==> flow/design.v <==
module ResonantLowPassFilter(
    input clk,
    input signed [15:0] audio_in,
    input signed [15:0] cutoff,
    input signed [15:0] resonance,
    input signed [15:0] gain,
    input reset_n,
    output reg signed [15:0] filtered_audio
);
    parameter [15:0] MAX_POS_VALUE = 16'h7FFF;
    parameter [15:0] MIN_NEG_VALUE = -16'h8000;
    reg signed [15:0] state;
    reg signed [15:0] feedback;
    reg signed [15:0] output_reg;
    reg signed [15:0] alpha;
    reg signed [15:0] beta;
    reg signed [15:0] gamma;
    wire signed [31:0] fb_prod  = $signed(state) * $signed(beta);
    wire signed [31:0] out_prod = $signed(state) * $signed(alpha);
    wire signed [16:0] fb_full  = fb_prod >>> 15;
    wire signed [16:0] out_full = out_prod >>> 15;
    wire signed [16:0] st_full  = $signed(audio_in) - $signed(feedback);
    wire signed [16:0] fa_full  = $signed(output_reg) + ($signed(gamma) >>> 1);
    function signed [15:0] sat17;
        input signed [16:0] v;
        begin
            if (v > $signed({MAX_POS_VALUE[15], MAX_POS_VALUE}))
                sat17 = $signed(MAX_POS_VALUE);
            else if (v < $signed({MIN_NEG_VALUE[15], MIN_NEG_VALUE}))
                sat17 = $signed(MIN_NEG_VALUE);
            else
                sat17 = v[15:0];
        end
    endfunction
    always @(posedge clk or negedge reset_n) begin
        if (!reset_n) begin
            state <= $signed(16'h0000);
            feedback <= $signed(16'h0000);
            output_reg <= $signed(16'h0000);
            alpha <= $signed(16'h0000);
            beta <= $signed(16'h0000);
            gamma <= $signed(16'h0000);
            filtered_audio <= $signed(16'h0000);
        end else begin
            alpha <= $signed(cutoff);
            beta <= $signed(resonance);
            gamma <= $signed(gain);
            feedback <= sat17(fb_full);
            state <= sat17(st_full);
            output_reg <= sat17(out_full);
            filtered_audio <= sat17(fa_full);  
        end
    end
endmodule
From RTL to reports: ResonantLowPassFilter
Tool output for the design above, in the order of the flow.
Line numbers count from 1 in the design file above.
Operators carry their Yosys type and port widths (W data, S select, Z words).
Cell names lack the library's common part.
A cell with - has no value.
- top: ResonantLowPassFilter
- clock: clk
- cell library: sky130hd
- corner: tt_025C_1v80

After elaboration
Counts by Yosys on the flattened word-level netlist (proc, flatten, opt, wreduce; memories kept). Register bits leave out memories and registers merged into their read ports (data or address); mux counts leave out enables and synchronous resets folded into registers. Print and check cells are left out. Cells with the same type and inputs are merged into one.
- register bits: 112
- input bits at 66
- noted elaborated cells: 27
- noted $add $sub $neg: 2
- multipliers at 2
- noted magnitude comparators: 8
- noted mux-type cells: 8
- operators with widths (operator ; number):
    $mul A16 B16 Y32 ; 2
    $mux W16 ; 8
    $gt A17 B16 Y1 const B ; 4
    $lt A17 B16 Y1 const B ; 4
    $add A16 B15 Y17 ; 1
    $sub A16 B16 Y17 ; 1

Logic depth
Longest topological path by Yosys (ltp), each cell counted once; first at word level (registers and memories cut), then after technology mapping (sequential cells cut; the memories' decode and read muxes count).
- word-level depth: 4
- noted ABC_AREA: 1
- noted depth in mapped cells: 30
- noted gate-level depth less buffers: 28

Mapped cells and area
Yosys stat after the flow's synthesis: flattened, memories mapped to cells. It holds for the ABC_AREA given above (unset counts as 0); a run with the other value may have another netlist.
- cells in the netlist at 3358
- synthesis area at 26021.2 um^2
- noted sequential part of the area: 2777.7 um^2
- noted flip-flop cells: 111
- buffer cells: 115
- cell types (cell type ; number ; total area (um^2)):
    fa_1 ; 524 ; 1.05E+04
    inv_1 ; 974 ; 3.66E+03
    nand2_1 ; 909 ; 3.41E+03
    dfrtp_1 ; 111 ; 2.78E+03
    ha_1 ; 190 ; 2377.28
    nor2_1 ; 148 ; 555.533
    a21oi_1 ; 86 ; 430.413
    nand3_1 ; 82 ; 410.394
    clkbuf_1 ; 104 ; 390.374
    o21ai_0 ; 64 ; 320.307
    xnor2_1 ; 27 ; 236.477
    xor2_1 ; 19 ; 166.41
    o21bai_1 ; 17 ; 127.622
    nand3b_1 ; 10 ; 75.072
    o21ai_1 ; 15 ; 75.072
    nor3_1 ; 14 ; 70.067
    nand2_2 ; 10 ; 62.56
    nand4_1 ; 10 ; 62.56
Not listed: further types 19, cells in them 44.

Worst setup path after synthesis
OpenSTA on the mapped netlist: ideal clock, no wires. The path of least setup slack (recovery checks aside). Input and output delay are each 20% of the period. Register names are those of the netlist, which keeps one name where synthesis merged equal registers.
- path type: flip-flop to flip-flop
- start point: register alpha[3]
- end point: register output_reg[5]
- noted clock period: 7.0 ns
- setup time: 0.117 ns
- time at the first pin at 0.000 ns
- data arrival time: 5.769 ns
- slack: 1.114 ns
- delay of the path: 5.886 ns
- stages on the path at 24
- synthesis period reached at 5.886 ns
"delay of the path" is the arrival time less input delay plus setup time.
"stages on the path": output pins that drive a net of the path, with the launching flip-flop's if there is one; two outputs of one cell count as two.
"synthesis period reached" = period - worst setup slack (recovery checks aside). The figure is calculated, with input and output delays left at 20% of the set period.
Between the ends stands the longest chain of elaborated cells between them, by number of cells; it is not shown to be the way that was timed. Of several equally long chains one is given.
Each line given opens the expression or statement behind the cell; cells for indexed reads and writes are added by Yosys, which also makes memories of some case tables.
- cells stage by stage: dfrtp_1 clkbuf_1 clkbuf_1 nand2_1 inv_1 fa_1 fa_1 fa_1 fa_1 fa_1 inv_1 fa_1 inv_1 ha_1 a21oi_1 a21boi_0 nand2_1 a21oi_1 nand2_1 nand2_1 nand3_2 buf_4 nand2_1 nand2_1
- noted cells in the longest elaborated chain: 4
- elaborated cells between the ends (all ways) at 5
- source lines of those cells: 3
- ends and longest elaborated chain, after synthesis (what ; line ; RTL):
    start, declared ; 15 ; reg signed [15:0] alpha;
    start, assigned ; 40 ; alpha <= $signed(16'h0000);
    start, assigned ; 45 ; alpha <= $signed(cutoff);
    $mul A16 B16 Y32 ; 19 ; wire signed [31:0] out_prod = $signed(state) * $signed(alpha);
    $lt A17 B16 Y1 ; 29 ; else if (v < $signed({MIN_NEG_VALUE[15], MIN_NEG_VALUE}))
    $mux W16 ; 29 ;
    $mux W16 ; 27 ; if (v > $signed({MAX_POS_VALUE[15], MAX_POS_VALUE}))
    end, assigned ; 39 ; output_reg <= $signed(16'h0000);
    end, assigned ; 50 ; output_reg <= sat17(out_full);
    end, declared ; 14 ; reg signed [15:0] output_reg;

Timing after layout
Path of least setup slack in the final report of flow run A (OpenROAD, finished layout, wires in). Where an end is a register, its clock arrival counts in the times.
- path type: flip-flop to flip-flop
- start point: register alpha[1]
- end point: register output_reg[1]
- noted clock period: 10.7 ns
- setup time: 0.11 ns
- time at the first pin at 0.40 ns
- data arrival time: 7.09 ns
- slack: 3.90 ns
- stages on the path at 21
Between the ends stands the longest chain of elaborated cells between them, by number of cells; it is not shown to be the way that was timed. Of several equally long chains one is given.
- cells stage by stage: dfrtp_1 nand2_1 inv_1 fa_1 fa_1 fa_1 fa_1 fa_1 inv_1 fa_1 inv_1 ha_1 a21oi_1 a21boi_0 nand2_1 a21oi_1 nand2_1 nand2_1 nand3_2 nand2_1 nand2_1
- noted cells in the longest elaborated chain: 4
- elaborated cells between the ends (all ways) at 5
- source lines of those cells: 3
- ends and longest elaborated chain, post-layout (what ; line ; RTL):
    start, declared ; 15 ; reg signed [15:0] alpha;
    start, assigned ; 40 ; alpha <= $signed(16'h0000);
    start, assigned ; 45 ; alpha <= $signed(cutoff);
    $mul A16 B16 Y32 ; 19 ; wire signed [31:0] out_prod = $signed(state) * $signed(alpha);
    $lt A17 B16 Y1 ; 29 ; else if (v < $signed({MIN_NEG_VALUE[15], MIN_NEG_VALUE}))
    $mux W16 ; 29 ;
    $mux W16 ; 27 ; if (v > $signed({MAX_POS_VALUE[15], MAX_POS_VALUE}))
    end, assigned ; 39 ; output_reg <= $signed(16'h0000);
    end, assigned ; 50 ; output_reg <= sat17(out_full);
    end, declared ; 14 ; reg signed [15:0] output_reg;

FLOW RESULTS
============

Below are 3 stored runs of the flow (Yosys, OpenROAD; platform sky130hd) on ResonantLowPassFilter, each with its settings and what was measured, unordered. Constraints: input delay and output delay 20% of the set period each, output load 0.01 pF.
By "period reached" is meant the clock period of the run minus its worst setup slack. This is arithmetic on one report: input and output delays are still those of the set period (20% each).
"time used up by the worst setup path" = time allowed to the worst setup path (clock period - input delay - output delay, where it has them) - its slack; a late launch clock adds to it, a late capture clock takes from it.

Flow run A

==> flow/run.sh <==
#!/bin/bash
# the make line also repeats the synthesis and layout settings of config.mk as NAME=value (left out here)
make -C /OpenROAD-flow-scripts/flow DESIGN_CONFIG=/design/flow/config.mk WORK_HOME=/design/flow/orfs CLKGATE_MAP_FILE= finish
==> flow/config.mk <==
export PLATFORM = sky130hd
export DESIGN_NAME = ResonantLowPassFilter
export DESIGN_NICKNAME = ResonantLowPassFilter
export VERILOG_FILES = /design/flow/design.v
export SDC_FILE = /design/flow/constraint.sdc
export NUM_CORES = 4
export LEC_CHECK = 0
export ABC_AREA = 1
export CAP_MARGIN = 20
export CORE_ASPECT_RATIO = 0.98
export CORE_MARGIN = 7
export CORE_UTILIZATION = 40
export CTS_CLUSTER_DIAMETER = 34
export GPL_ROUTABILITY_DRIVEN = 0
export MAX_ROUTING_LAYER = met4
export PLACE_DENSITY_LB_ADDON = 0.09
export SLEW_MARGIN = 20
export TNS_END_PERCENT = 25
==> flow/constraint.sdc <==
create_clock -name core_clock -period 10.7 [get_ports {clk}]
set_input_delay 2.1400 -clock core_clock [delete_from_list [all_inputs] [get_ports {clk}]]
set_output_delay 2.1400 -clock core_clock [all_outputs]
set_load 0.01 [all_outputs]

Measured in flow run A:
- noted the utilization after layout: 0.433
- period reached: 6.802 ns
- post-route worst hold slack at 0.588 ns
- total negative slack on setup checks: 0.000 ns
- time used up by the worst setup path: 6.80 ns
- class of the worst setup path: flip-flop to flip-flop
- noted the area inside the die boundary: 72390.7 um^2
- cell area after synthesis at 26021.2 um^2
- noted the standard-cell area of the final layout: 27841.7 um^2
- worst setup slack after layout at 3.898 ns

Flow run B

==> flow/run.sh <==
#!/bin/bash
# the make line also repeats the synthesis and layout settings of config.mk as NAME=value (left out here)
make -C /OpenROAD-flow-scripts/flow DESIGN_CONFIG=/design/flow/config.mk WORK_HOME=/design/flow/orfs CLKGATE_MAP_FILE= finish
==> flow/config.mk <==
export PLATFORM = sky130hd
export DESIGN_NAME = ResonantLowPassFilter
export DESIGN_NICKNAME = ResonantLowPassFilter
export VERILOG_FILES = /design/flow/design.v
export SDC_FILE = /design/flow/constraint.sdc
export NUM_CORES = 4
export LEC_CHECK = 0
export CAP_MARGIN = 20
export CORE_MARGIN = 7
export CORE_UTILIZATION = 40
export MAX_ROUTING_LAYER = met4
export SLEW_MARGIN = 20
==> flow/constraint.sdc <==
create_clock -name core_clock -period 7.0 [get_ports {clk}]
set_input_delay 1.4000 -clock core_clock [delete_from_list [all_inputs] [get_ports {clk}]]
set_output_delay 1.4000 -clock core_clock [all_outputs]
set_load 0.01 [all_outputs]

Measured in flow run B:
- post-route worst hold slack at 0.628 ns
- time used up by the worst setup path: 6.67 ns
- class of the worst setup path: flip-flop to flip-flop
- period reached: 6.674 ns
- noted the standard-cell area of the final layout: 26022.5 um^2
- worst setup slack after layout at 0.326 ns
- noted the area inside the die boundary: 65892.3 um^2
- total negative slack on setup checks: 0.000 ns
- noted the utilization after layout: 0.449
- cell area after synthesis at 23560.1 um^2

Flow run C

==> flow/run.sh <==
#!/bin/bash
# the make line also repeats the synthesis and layout settings of config.mk as NAME=value (left out here)
make -C /OpenROAD-flow-scripts/flow DESIGN_CONFIG=/design/flow/config.mk WORK_HOME=/design/flow/orfs CLKGATE_MAP_FILE= finish
==> flow/config.mk <==
export PLATFORM = sky130hd
export DESIGN_NAME = ResonantLowPassFilter
export DESIGN_NICKNAME = ResonantLowPassFilter
export VERILOG_FILES = /design/flow/design.v
export SDC_FILE = /design/flow/constraint.sdc
export NUM_CORES = 4
export LEC_CHECK = 0
export CAP_MARGIN = 20
export CORE_MARGIN = 2
export CORE_UTILIZATION = 40
export SLEW_MARGIN = 20
==> flow/constraint.sdc <==
create_clock -name core_clock -period 11.6 [get_ports {clk}]
set_input_delay 2.3200 -clock core_clock [delete_from_list [all_inputs] [get_ports {clk}]]
set_output_delay 2.3200 -clock core_clock [all_outputs]
set_load 0.01 [all_outputs]

Measured in flow run C:
- total negative slack on setup checks: 0.000 ns
- noted the utilization after layout: 0.439
- time used up by the worst setup path: 7.80 ns
- class of the worst setup path: flip-flop to flip-flop
- noted the area inside the die boundary: 60858.4 um^2
- worst setup slack after layout at 3.800 ns
- post-route worst hold slack at 0.595 ns
- noted the standard-cell area of the final layout: 25435.6 um^2
- cell area after synthesis at 23560.1 um^2
- period reached: 7.800 ns
